==> flow/design.v <==
`timescale 1ns/10ps
module  CED(
	input  clk,
	input  rst,
	input  enable,
	output reg ird,
	input  [7:0] idata,	
	output reg [13:0] iaddr,
	output reg cwr_mag_0,
	output reg [12:0] cdata_mag_wr0,
	output reg crd_mag_0,
	input  [12:0] cdata_mag_rd0,
	output reg [13:0] caddr_mag_0,
	output reg cwr_ang_0,
	output reg [12:0] cdata_ang_wr0,
	output reg crd_ang_0,
	input  [12:0] cdata_ang_rd0,
	output reg [13:0] caddr_ang_0,
	output reg cwr1,
	output reg [12:0] cdata_wr1,
	output reg crd1,
	input  [12:0] cdata_rd1,
	output reg [13:0] caddr_1,
	output reg cwr2,
	output reg [12:0] cdata_wr2,
	output reg [13:0] caddr_2,
	output reg done
);
reg [5:0] state,next_state,i;
reg [7:0] Grayscale_temp[0:8];
reg signed [12:0] magnitude_L0[0:8];
reg [12:0] angle_L0[0:8];
reg signed [12:0] Gx,Gy,magnitude;
reg signed [12:0] Gx_abs,Gy_abs;
reg [15:0] n,j;
reg [12:0]angle;
reg signed[28:0] Gy_temp,angle_tmp, Gy_temp1;
parameter INIT=5'd0,GRAYSCALE_ADDR=5'd1,WAIT=5'd2,GRAYSCALE_DATA=5'd3,
          LAYER0=5'd4,INIT1=5'd5,LAYER1_ADDR=5'd6,WAIT1=5'd7,LAYER1_DATA=5'd8,
		  LAYER1_DATA1=5'd9,NMS=5'd10,INIT2=5'd11,LAYER2_ADDR=5'd12,
		  WAIT2=5'd13,LAYER2_DATA=5'd14,LAYER2_DATA1=5'd15,HT=5'd16,FINISHED=5'd17;
always @(posedge clk or posedge rst ) begin
  if(rst) state<=INIT;
  else state<=next_state;
end
always @(*) begin
	case (state)
		INIT:begin
		  next_state=(enable)?GRAYSCALE_ADDR:INIT;
		end 
		GRAYSCALE_ADDR:begin
		  next_state=WAIT;
		end
        WAIT:begin
		   next_state=GRAYSCALE_DATA;
		end
        GRAYSCALE_DATA:begin
			next_state=(i>8)?LAYER0:GRAYSCALE_ADDR;  
		end
		LAYER0:begin
		   next_state=(j>15875)?INIT1:GRAYSCALE_ADDR;
		end
        INIT1:begin
          next_state=LAYER1_ADDR;
        end
        LAYER1_ADDR:begin
            next_state=WAIT1;
	    end 
        WAIT1:begin
		   if((n>0&&n<125)||(n%126==0)||(n%126==125)||(n>15750&&n<15875))next_state=LAYER1_DATA1;
		   else next_state=LAYER1_DATA;
		end
		LAYER1_DATA:begin
		  next_state=(i>8)?NMS:LAYER1_ADDR; 
		end
		LAYER1_DATA1:begin
          next_state=LAYER1_ADDR;
		end
        NMS:begin
		  next_state=(n>15875)?INIT2:LAYER1_ADDR;
		end
		INIT2:begin
		  next_state=LAYER2_ADDR;
		end
		LAYER2_ADDR:begin
		  next_state=WAIT2;
		end
		WAIT2:begin
		  if((n>0&&n<125)||(n%126==0)||(n%126==125)||(n>15750&&n<15875))next_state=LAYER2_DATA1;
		  else next_state=LAYER2_DATA;
		end
		LAYER2_DATA:begin
		  next_state=(i>8)?HT:LAYER2_ADDR; 
		end
		LAYER2_DATA1:begin
          next_state=LAYER2_ADDR;
		end
		HT:begin
		  next_state=(n>15875)?FINISHED:LAYER2_ADDR;
		end
		default:begin
		  next_state=state;
		end 
	endcase	
end
always @(posedge clk) begin
		case (state)
		INIT:begin
		  n=0;
		  i=0;
		  j=0;
		  done=0;
		  ird=0;
		  cwr_mag_0=0;
		  cwr_ang_0=0;
		  crd_mag_0=0;
		  crd_ang_0=0;
		  cwr1=0;
		  crd1=0;
		  cwr2=0;
		  angle=0;
		  angle_tmp=0;
		end 
		GRAYSCALE_ADDR:begin
		  ird=1;
		  cwr_ang_0=0;
		  cwr_mag_0=0;
		  if (i==0)iaddr=n;
		  else if(i==1)iaddr=n+1;
		  else if(i==2)iaddr=n+2;
		  else if(i==3)iaddr=n+128;
		  else if(i==4)iaddr=n+129;
		  else if(i==5)iaddr=n+130;
		  else if(i==6)iaddr=n+256;
		  else if(i==7)iaddr=n+257;
		  else iaddr=n+258; 
		end
		WAIT:begin
		  angle=0;
		  angle_tmp=0;
		end
        GRAYSCALE_DATA:begin
		  Grayscale_temp[i]=idata;
		  i=i+1;
		end
		LAYER0:begin
		  i=0;
		  ird=0;
		  cwr_ang_0=1;
		  cwr_mag_0=1;
		  n=(n%128==125)?n+3:n+1;
		  Gx=-(Grayscale_temp[0])+Grayscale_temp[2]-(Grayscale_temp[3]<<1)+
		     (Grayscale_temp[5]<<1)-Grayscale_temp[6]+Grayscale_temp[8];
		  Gy=-Grayscale_temp[0]-(Grayscale_temp[1]<<1)-Grayscale_temp[2]+
		     Grayscale_temp[6]+(Grayscale_temp[7]<<1)+Grayscale_temp[8];
          Gx_abs=(Gx[12]==1)?-Gx:Gx;
          Gy_abs=(Gy[12]==1)?-Gy:Gy;
		  magnitude=Gx_abs+Gy_abs;
          angle_tmp=(Gx!=0)?(Gy<<16)/Gx:Gx;
		  if(angle_tmp<$signed(29'h00006A09) && angle_tmp>$signed(29'h1FFF95F7))begin                         
			if (Gx!=0&&Gy==0)angle=13'h00;
			else if (Gx==0&&Gy!=0)angle=13'h5a;
			else angle=13'h00;
		  end         
		  else if(angle_tmp>$signed(29'h00006A09) && angle_tmp<$signed(29'h00026A09))angle=13'h2d;            
		  else if(angle_tmp>$signed(29'h00026A09) || angle_tmp<$signed(29'h1FFD95F7))angle=13'h5a;            
		  else angle=13'h87;
		  caddr_mag_0=j;
		  cdata_mag_wr0=magnitude;
		  caddr_ang_0=j;
          cdata_ang_wr0=angle;
		  j=j+1;
		end
        INIT1:begin
		  j=0;
		  n=0;
		  i=0;
		  cwr_ang_0=0;
		  cwr_mag_0=0;
        end
		LAYER1_ADDR:begin
		  if ((n>0&&n<125)||(n%126==0)||(n%126==125)||(n>15750&&n<15875)) begin
		    cwr1=0;
			caddr_1=n;
		  end
          else begin
		    crd_ang_0=1;
		    crd_mag_0=1;
			cwr1=0;
			if (i==0)begin
			  caddr_ang_0=j;
			  caddr_mag_0=j;
			end
		    else if(i==1)begin
			  caddr_ang_0=j+1;
			  caddr_mag_0=j+1;
			end
		    else if(i==2)begin
			  caddr_ang_0=j+2;
			  caddr_mag_0=j+2;
			end
		    else if(i==3)begin
			  caddr_ang_0=j+126;
			  caddr_mag_0=j+126;
			end
		    else if(i==4)begin
			  caddr_ang_0=j+127;
			  caddr_mag_0=j+127;
			end
		    else if(i==5)begin
			  caddr_ang_0=j+128;
			  caddr_mag_0=j+128;
			end
		    else if(i==6)begin
			  caddr_ang_0=j+252;
			  caddr_mag_0=j+252;
			end
		    else if(i==7)begin
			  caddr_ang_0=j+253;
			  caddr_mag_0=j+253;
			end
		    else begin
			  caddr_ang_0=j+254;
			  caddr_mag_0=j+254;
			end
		  end
		end
		LAYER1_DATA:begin
		  angle_L0[i]=cdata_ang_rd0;
		  magnitude_L0[i]=cdata_mag_rd0;
		  i=i+1;
		end
		LAYER1_DATA1:begin
          	cwr1=1;
			cdata_wr1=0;
			n=n+1;
		end
		NMS:begin
		  crd_ang_0=0;
		  crd_mag_0=0;
		  cwr1=1;
		  caddr_1=n;
		  if (angle_L0[4]==13'h00) begin
            cdata_wr1=(magnitude_L0[4]>=magnitude_L0[3]
			          &&magnitude_L0[4]>=magnitude_L0[5])?magnitude_L0[4]:0;			
		  end
		  else if (angle_L0[4]==13'h2d) begin
			cdata_wr1=(magnitude_L0[4]>=magnitude_L0[2]
			          &&magnitude_L0[4]>=magnitude_L0[6])?magnitude_L0[4]:0;	
		  end
          else if (angle_L0[4]==13'h5a) begin
			cdata_wr1=(magnitude_L0[4]>=magnitude_L0[1]
			          &&magnitude_L0[4]>=magnitude_L0[7])?magnitude_L0[4]:0;	
		  end
		  else begin
			cdata_wr1=(magnitude_L0[4]>=magnitude_L0[0]
			          &&magnitude_L0[4]>=magnitude_L0[8])?magnitude_L0[4]:0;
		  end
		  j=(j%126==123)?j+3:j+1;
		  n=n+1;
		  i=0;
		end
		INIT2:begin
		  j=0;
		  n=0;
		  i=0;
          cwr1=0;
		end
		LAYER2_ADDR:begin
		  if ((n>0&&n<125)||(n%126==0)||(n%126==125)||(n>15750&&n<15875)) begin
		    cwr2=0;
			caddr_2=n;
		  end
          else begin
            crd1=1;
			cwr2=0;
			if (i==0)caddr_1=j;
		    else if(i==1)caddr_1=j+1;
		    else if(i==2)caddr_1=j+2;
		    else if(i==3)caddr_1=j+126;
		    else if(i==4)caddr_1=j+127;
		    else if(i==5)caddr_1=j+128;
		    else if(i==6)caddr_1=j+252;
		    else if(i==7)caddr_1=j+253;
		    else caddr_1=j+254;
		  end
		end
		LAYER2_DATA:begin
		  magnitude_L0[i]=cdata_rd1;
		  i=i+1;
		end	
		LAYER2_DATA1:begin
          	cwr2=1;
			cdata_wr2=0;
			n=n+1;
		end
		HT:begin
          crd1=0;
		  cwr2=1;
		  caddr_2=n;
          if (magnitude_L0[4]>=13'd100)cdata_wr2=13'd255;
		  else if(magnitude_L0[4]<13'd50)cdata_wr2=13'd0;
		  else begin
			if ((magnitude_L0[0]>=13'd100)||(magnitude_L0[1]>=13'd100)||
			    (magnitude_L0[2]>=13'd100)||(magnitude_L0[3]>=13'd100)||
				(magnitude_L0[5]>=13'd100)||(magnitude_L0[6]>=13'd100)||
				(magnitude_L0[7]>=13'd100)||(magnitude_L0[8]>=13'd100)) begin
				cdata_wr2=13'd255;
			end
			else cdata_wr2=13'd0;
		  end
		  j=(j%126==123)?j+3:j+1;
		  n=n+1;
		  i=0;
		end
		FINISHED:begin
		  done=1;
		end
		default:begin
		end 
	endcase
end
endmodule
======== Step by step through the tools: CED ========
Tool output for the design above, in the order of the flow.
Line numbers count from 1 in the design file above.
Library cell names are shortened.
Not given: -
design
  top ..................................... CED
  clock input ............................. clk
  standard-cell library ................... sky130hd
  library corner .......................... tt_025C_1v80

======== Word-level counts ========
Yosys after proc, flatten, opt, wreduce and memory -nomap, before mapping. Print and check cells are not counted.
bit counts
  elaborated cells ........................ 339
  register bits ........................... 353
  output and inout bits ................... 131
operators by class
  mux-type cells .......................... 91
  reduce/logical cells .................... 85
  $lt $le $gt $ge ......................... 31
  equality and inequality tests ........... 59
  div/mod/pow operators ................... 3
  $add $sub $neg .......................... 33
operator list
  operator                                                                               number
  16-bit by 7-bit modulo with 32-bit output (second input constant)                      2
  29-bit by 13-bit divider with 29-bit output                                            1
  13-bit two-way mux                                                                     27
  13-bit parallel mux with 2-bit select                                                  11
  14-bit two-way mux                                                                     18
  13-bit by 7-bit greater-or-equal comparator with 1-bit output (second input constant)  9
  13-bit greater-or-equal comparator                                                     8
  14-bit by 8-bit adder with 14-bit output (second input constant)                       7
  16-bit parallel mux with 3-bit select                                                  2
  6-bit parallel mux with 15-bit select                                                  1
  32-bit by 7-bit == test with 1-bit output (second input constant)                      2
  29-bit by 16-bit > comparator with 1-bit output (second input constant)                2
  29-bit by 19-bit less-than comparator with 1-bit output (second input constant)        2
  14-bit parallel mux with 2-bit select                                                  2
  13-bit by 8-bit adder with 13-bit output                                               4
  16-bit by 14-bit > comparator with 1-bit output (second input constant)                3
  6-bit by 3-bit == test with 1-bit output (second input constant)                       8
  6-bit by 4-bit == test with 1-bit output (second input constant)                       8
  8-bit two-way mux                                                                      6
  2-bit inequality test (second input constant)                                          22
  14-bit by 9-bit adder with 14-bit output (second input constant)                       3
  14-bit parallel mux with 3-bit select                                                  1
  13-bit zero test                                                                       3
  16-bit by 1-bit adder with 16-bit output (second input constant)                       2
  16-bit by 2-bit adder with 16-bit output (second input constant)                       2
  32-bit zero test                                                                       1
  16-bit two-way mux                                                                     2
  3-bit AND reduction                                                                    10
Other operator kinds: 48; their cells: 133.

======== Depth ========
Yosys ltp: most cells in a row. Word level: on the elaborated netlist, between registers, memories and ports. Mapped: between sequential cells and ports; inverters and the memories' decode and read muxes count.
logic depth
  depth after elaboration ................. 13
  ABC_AREA ................................ 0
  gate-level depth with buffers ........... 453
  depth with buffers taken out ............ 423

======== After synthesis ========
Source: synth_stat.txt of the flow (Yosys; design flattened, memories mapped). It holds for the ABC_AREA given above (unset counts as 0); a run with the other value may have another netlist.
cells by type
  cell type  number  area in all (µm²)
  edfxtp_1   328     9.85E+03
  ha_1       629     7.87E+03
  a21oi_1    446     2.23E+03
  nor2_1     587     2.2E+03
  o21ai_0    440     2.2E+03
  xnor2_1    239     2.09E+03
  nand2_1    519     1.95E+03
  inv_1      494     1.85E+03
  a21o_1     168     1261.21
  xor2_1     134     1.17E+03
  mux2_2     103     1.16E+03
  fa_1       52      1.04E+03
  o21a_1     138     1.04E+03
  nor3_1     182     910.874
  nand3_1    180     900.864
  clkbuf_1   193     724.445
  nand4_1    109     681.904
  a31oi_1    100     625.6
Not listed: further types 105, cells in them 1535.
synthesis totals
  chip area (Yosys) ....................... 51765.9 µm²
  mapped cells ............................ 6576
  mapped flip-flops ....................... 346
  buffer cells ............................ 263

======== Path before layout ========
Path of least setup slack by OpenSTA after synthesis, without wires, with an ideal clock, recovery checks aside; 20% of the period is set as input and as output delay. Where synthesis merged equal registers, the netlist keeps one of their names.
path after synthesis
  path kind ............................... reg-to-reg
  start point ............................. reg Grayscale_temp[0][0]
  end point ............................... reg cdata_ang_wr0[3]
  path buffers ............................ 38
  period .................................. 90.0 ns
  data required time ...................... 89.727 ns
  library setup time ...................... 0.273 ns
  arrival ................................. 83.368 ns
  stages .................................. 443
  path delay .............................. 83.641 ns
  path slack .............................. 6.359 ns
  period reached after synthesis .......... 83.641 ns
"path delay" = arrival - input delay + setup time.
"stages": output pins that drive a net of the path, with the launching flip-flop's if there is one; two outputs of one cell count as two.
"period reached after synthesis" is the clock period less the worst setup slack; recovery checks do not enter. This is arithmetic on one report: input and output delays are still those of the set period (20% each).
Between the ends stands the longest chain of elaborated cells between them, by number of cells; it is not shown to be the way that was timed. Of several equally long chains one is given.
A line is the first line of the expression or statement that the cell stems from. Yosys adds cells for indexed reads and writes and turns some case tables into memories.
between the ends, after synthesis
  path through ............................ edfxtp_1 inv_1 ha_1 xor2_1 xnor2_1 fa_1 inv_1 fa_1 inv_1 ha_1 a21o_1 a21oi_1 o21ai_0 a21oi_1 o21ai_0 a21oi_1 o21ai_0 a2111o_1 [407 not listed] a221oi_1 o21ai_0 a21oi_1 o311ai_0 nand2_1 ha_1 and3_1 clkbuf_1 and4_1 clkbuf_1 a21oi_1 xnor2_1 nand3_1 or4b_2 nand3_1 o31ai_1 a211oi_1 a21oi_1
  length of the longest elaborated chain .. 13
  elaborated cells on any way between the ends .. 33
  those cells by class .................... 11 x add/sub; 1 x div; 6 x compare; 6 x mux; 9 x reduce/logical
ends and longest elaborated chain, after synthesis
  item                                             RTL line  RTL
  start, declared                                  30        reg [7:0] Grayscale_temp[0:8];
  start, assigned                                  143       Grayscale_temp[i]=idata;
  8-bit negator with 13-bit output                 154       Gy=-Grayscale_temp[0]-(Grayscale_temp[1]<<1)-Grayscale_temp[2]+
  13-bit by 9-bit subtractor with 13-bit output    154
  13-bit by 8-bit subtractor with 13-bit output    154
  13-bit by 8-bit adder with 13-bit output         154
  13-bit by 9-bit adder with 13-bit output         154
  13-bit by 8-bit adder with 13-bit output         154
  29-bit by 13-bit divider with 29-bit output      159       angle_tmp=(Gx!=0)?(Gy<<16)/Gx:Gx;
  29-bit two-way mux                               159
  29-bit by 19-bit > comparator with 1-bit output  166       else if(angle_tmp>$signed(29'h00026A09) || angle_tmp<$signed(29'h1FFD95F7))angle=13'h5a;
  1-bit logical OR                                 166
  8-bit two-way mux                                166
  8-bit two-way mux                                165       else if(angle_tmp>$signed(29'h00006A09) && angle_tmp<$signed(29'h00026A09))angle=13'h2d;
  8-bit two-way mux                                160       if(angle_tmp<$signed(29'h00006A09) && angle_tmp>$signed(29'h1FFF95F7))begin
  end, assigned                                    171       cdata_ang_wr0=angle;
  end, declared                                    15        output reg [12:0] cdata_ang_wr0,

======== Worst path after layout ========
Path of least setup slack in the final report of run D (OpenROAD, finished layout, wires in). Where an end is a register, its clock arrival counts in the times.
path post-layout
  path kind ............................... reg-to-reg
  start point ............................. reg Grayscale_temp[0][1]
  end point ............................... reg cdata_ang_wr0[3]
  path buffers ............................ 56
  library setup time ...................... 0.25 ns
  data required time ...................... 69.67 ns
  path slack .............................. -3.09 ns
  period .................................. 69.3 ns
  stages .................................. 423
  arrival ................................. 72.75 ns
Between the ends stands the longest chain of elaborated cells between them, by number of cells; it is not shown to be the way that was timed. Of several equally long chains one is given.
between the ends, post-layout
  path through ............................ edfxtp_1 buf_4 nor3_2 xnor2_2 xor2_2 fa_1 inv_1 fa_1 inv_1 ha_1 nor2b_2 o21ai_2 a21boi_2 o21ai_2 a21boi_1 o21a_1 o21a_1 o21a_1 [387 not listed] a221oi_2 o21ai_1 a21oi_1 o311ai_2 nand2_1 buf_6 ha_4 and3_4 buf_6 nand4_1 nor4_1 a21oi_1 o32ai_2 o21ai_1 nand4b_1 buf_4 a211oi_4 a21oi_1
  length of the longest elaborated chain .. 13
  elaborated cells on any way between the ends .. 33
  those cells by class .................... 11 x add/sub; 1 x div; 6 x compare; 6 x mux; 9 x reduce/logical
ends and longest elaborated chain, post-layout
  item                                             RTL line  RTL
  start, declared                                  30        reg [7:0] Grayscale_temp[0:8];
  start, assigned                                  143       Grayscale_temp[i]=idata;
  8-bit negator with 13-bit output                 154       Gy=-Grayscale_temp[0]-(Grayscale_temp[1]<<1)-Grayscale_temp[2]+
  13-bit by 9-bit subtractor with 13-bit output    154
  13-bit by 8-bit subtractor with 13-bit output    154
  13-bit by 8-bit adder with 13-bit output         154
  13-bit by 9-bit adder with 13-bit output         154
  13-bit by 8-bit adder with 13-bit output         154
  29-bit by 13-bit divider with 29-bit output      159       angle_tmp=(Gx!=0)?(Gy<<16)/Gx:Gx;
  29-bit two-way mux                               159
  29-bit by 19-bit > comparator with 1-bit output  166       else if(angle_tmp>$signed(29'h00026A09) || angle_tmp<$signed(29'h1FFD95F7))angle=13'h5a;
  1-bit logical OR                                 166
  8-bit two-way mux                                166
  8-bit two-way mux                                165       else if(angle_tmp>$signed(29'h00006A09) && angle_tmp<$signed(29'h00026A09))angle=13'h2d;
  8-bit two-way mux                                160       if(angle_tmp<$signed(29'h00006A09) && angle_tmp>$signed(29'h1FFF95F7))begin
  end, assigned                                    171       cdata_ang_wr0=angle;
  end, declared                                    15        output reg [12:0] cdata_ang_wr0,

FLOW RESULTS
============

CED through Yosys and OpenROAD on sky130hd: 4 stored runs, unordered, with their settings and measured results. The constraints put input and output delay at 20% of the set period each and load the outputs with 0.01 pF.
By "reached clock period" is meant the clock period of the run minus its worst setup slack. This is arithmetic on one report: input and output delays are still those of the set period (20% each).

======== run A ========
==> flow/run.sh <==
#!/bin/bash
# the make line also repeats the synthesis and layout settings of config.mk as NAME=value (left out here)
make -C /OpenROAD-flow-scripts/flow DESIGN_CONFIG=/design/flow/config.mk WORK_HOME=/design/flow/orfs CLKGATE_MAP_FILE= finish
==> flow/config.mk <==
export PLATFORM = sky130hd
export DESIGN_NAME = CED
export DESIGN_NICKNAME = CED
export VERILOG_FILES = /design/flow/design.v
export SDC_FILE = /design/flow/constraint.sdc
export NUM_CORES = 4
export LEC_CHECK = 0
export ABC_AREA = 1
export CAP_MARGIN = 0
export CELL_PAD_IN_SITES_DETAIL_PLACEMENT = 2
export CELL_PAD_IN_SITES_GLOBAL_PLACEMENT = 2
export CORE_MARGIN = 4
export CORE_UTILIZATION = 72
export CTS_CLUSTER_SIZE = 62
export GPL_ROUTABILITY_DRIVEN = 0
export GPL_TIMING_DRIVEN = 0
export HOLD_SLACK_MARGIN = 0.08
export MAX_ROUTING_LAYER = met5
export MIN_ROUTING_LAYER = met2
export PLACE_DENSITY_LB_ADDON = 0.18
export SETUP_SLACK_MARGIN = -0.92
export SLEW_MARGIN = 10
export TNS_END_PERCENT = 55
==> flow/constraint.sdc <==
create_clock -name core_clock -period 69.8 [get_ports {clk}]
set_input_delay 13.9600 -clock core_clock [delete_from_list [all_inputs] [get_ports {clk}]]
set_output_delay 13.9600 -clock core_clock [all_outputs]
set_load 0.01 [all_outputs]

-------- run A --------
  no final report: placement broke off with FLW-0024

======== run B ========
==> flow/run.sh <==
#!/bin/bash
# the make line also repeats the synthesis and layout settings of config.mk as NAME=value (left out here)
make -C /OpenROAD-flow-scripts/flow DESIGN_CONFIG=/design/flow/config.mk WORK_HOME=/design/flow/orfs CLKGATE_MAP_FILE= finish
==> flow/config.mk <==
export PLATFORM = sky130hd
export DESIGN_NAME = CED
export DESIGN_NICKNAME = CED
export VERILOG_FILES = /design/flow/design.v
export SDC_FILE = /design/flow/constraint.sdc
export NUM_CORES = 4
export LEC_CHECK = 0
export ABC_AREA = 1
export CAP_MARGIN = 15
export CELL_PAD_IN_SITES_DETAIL_PLACEMENT = 2
export CELL_PAD_IN_SITES_GLOBAL_PLACEMENT = 1
export CORE_MARGIN = 2
export CORE_UTILIZATION = 41
export GPL_ROUTABILITY_DRIVEN = 0
export GPL_TIMING_DRIVEN = 0
export PLACE_DENSITY_LB_ADDON = 0.25
export SETUP_SLACK_MARGIN = 5.0
export SLEW_MARGIN = 0
export TNS_END_PERCENT = 25
==> flow/constraint.sdc <==
create_clock -name core_clock -period 63.8 [get_ports {clk}]
set_input_delay 12.7600 -clock core_clock [delete_from_list [all_inputs] [get_ports {clk}]]
set_output_delay 12.7600 -clock core_clock [all_outputs]
set_load 0.01 [all_outputs]

-------- run B --------
  no final report: clock tree synthesis broke off with DPL-0033

======== run C ========
==> flow/run.sh <==
#!/bin/bash
# the make line also repeats the synthesis and layout settings of config.mk as NAME=value (left out here)
make -C /OpenROAD-flow-scripts/flow DESIGN_CONFIG=/design/flow/config.mk WORK_HOME=/design/flow/orfs CLKGATE_MAP_FILE= finish
==> flow/config.mk <==
export PLATFORM = sky130hd
export DESIGN_NAME = CED
export DESIGN_NICKNAME = CED
export VERILOG_FILES = /design/flow/design.v
export SDC_FILE = /design/flow/constraint.sdc
export NUM_CORES = 4
export LEC_CHECK = 0
export ABC_AREA = 1
export CAP_MARGIN = 15
export CELL_PAD_IN_SITES_DETAIL_PLACEMENT = 2
export CELL_PAD_IN_SITES_GLOBAL_PLACEMENT = 1
export CORE_MARGIN = 2
export CORE_UTILIZATION = 41
export GPL_ROUTABILITY_DRIVEN = 1
export GPL_TIMING_DRIVEN = 0
export PLACE_DENSITY_LB_ADDON = 0.25
export SETUP_SLACK_MARGIN = 5.0
export SLEW_MARGIN = 20
export TNS_END_PERCENT = 25
==> flow/constraint.sdc <==
create_clock -name core_clock -period 90.0 [get_ports {clk}]
set_input_delay 18.0000 -clock core_clock [delete_from_list [all_inputs] [get_ports {clk}]]
set_output_delay 18.0000 -clock core_clock [all_outputs]
set_load 0.01 [all_outputs]

-------- run C --------
  no final report: clock tree synthesis broke off with DPL-0033

======== run D ========
==> flow/run.sh <==
#!/bin/bash
# the make line also repeats the synthesis and layout settings of config.mk as NAME=value (left out here)
make -C /OpenROAD-flow-scripts/flow DESIGN_CONFIG=/design/flow/config.mk WORK_HOME=/design/flow/orfs CLKGATE_MAP_FILE= finish
==> flow/config.mk <==
export PLATFORM = sky130hd
export DESIGN_NAME = CED
export DESIGN_NICKNAME = CED
export VERILOG_FILES = /design/flow/design.v
export SDC_FILE = /design/flow/constraint.sdc
export NUM_CORES = 4
export LEC_CHECK = 0
export CAP_MARGIN = 20
export CELL_PAD_IN_SITES_DETAIL_PLACEMENT = 1
export CELL_PAD_IN_SITES_GLOBAL_PLACEMENT = 1
export CORE_MARGIN = 5
export CORE_UTILIZATION = 40
export SLEW_MARGIN = 20
export TNS_END_PERCENT = 60
==> flow/constraint.sdc <==
create_clock -name core_clock -period 69.3 [get_ports {clk}]
set_input_delay 13.8600 -clock core_clock [delete_from_list [all_inputs] [get_ports {clk}]]
set_output_delay 13.8600 -clock core_clock [all_outputs]
set_load 0.01 [all_outputs]

-------- measured, run D --------
  synthesized cell area ................... 51765.9 µm²
  area inside the die boundary ............ 136708.0 µm²
  std-cell area (final layout) ............ 73709.4 µm²
  final design utilization ................ 57.1 %
  worst setup slack after layout .......... -3.088 ns
  summed negative setup slack ............. -18.002 ns
  final worst hold slack .................. 0.350 ns
  reached clock period .................... 72.388 ns
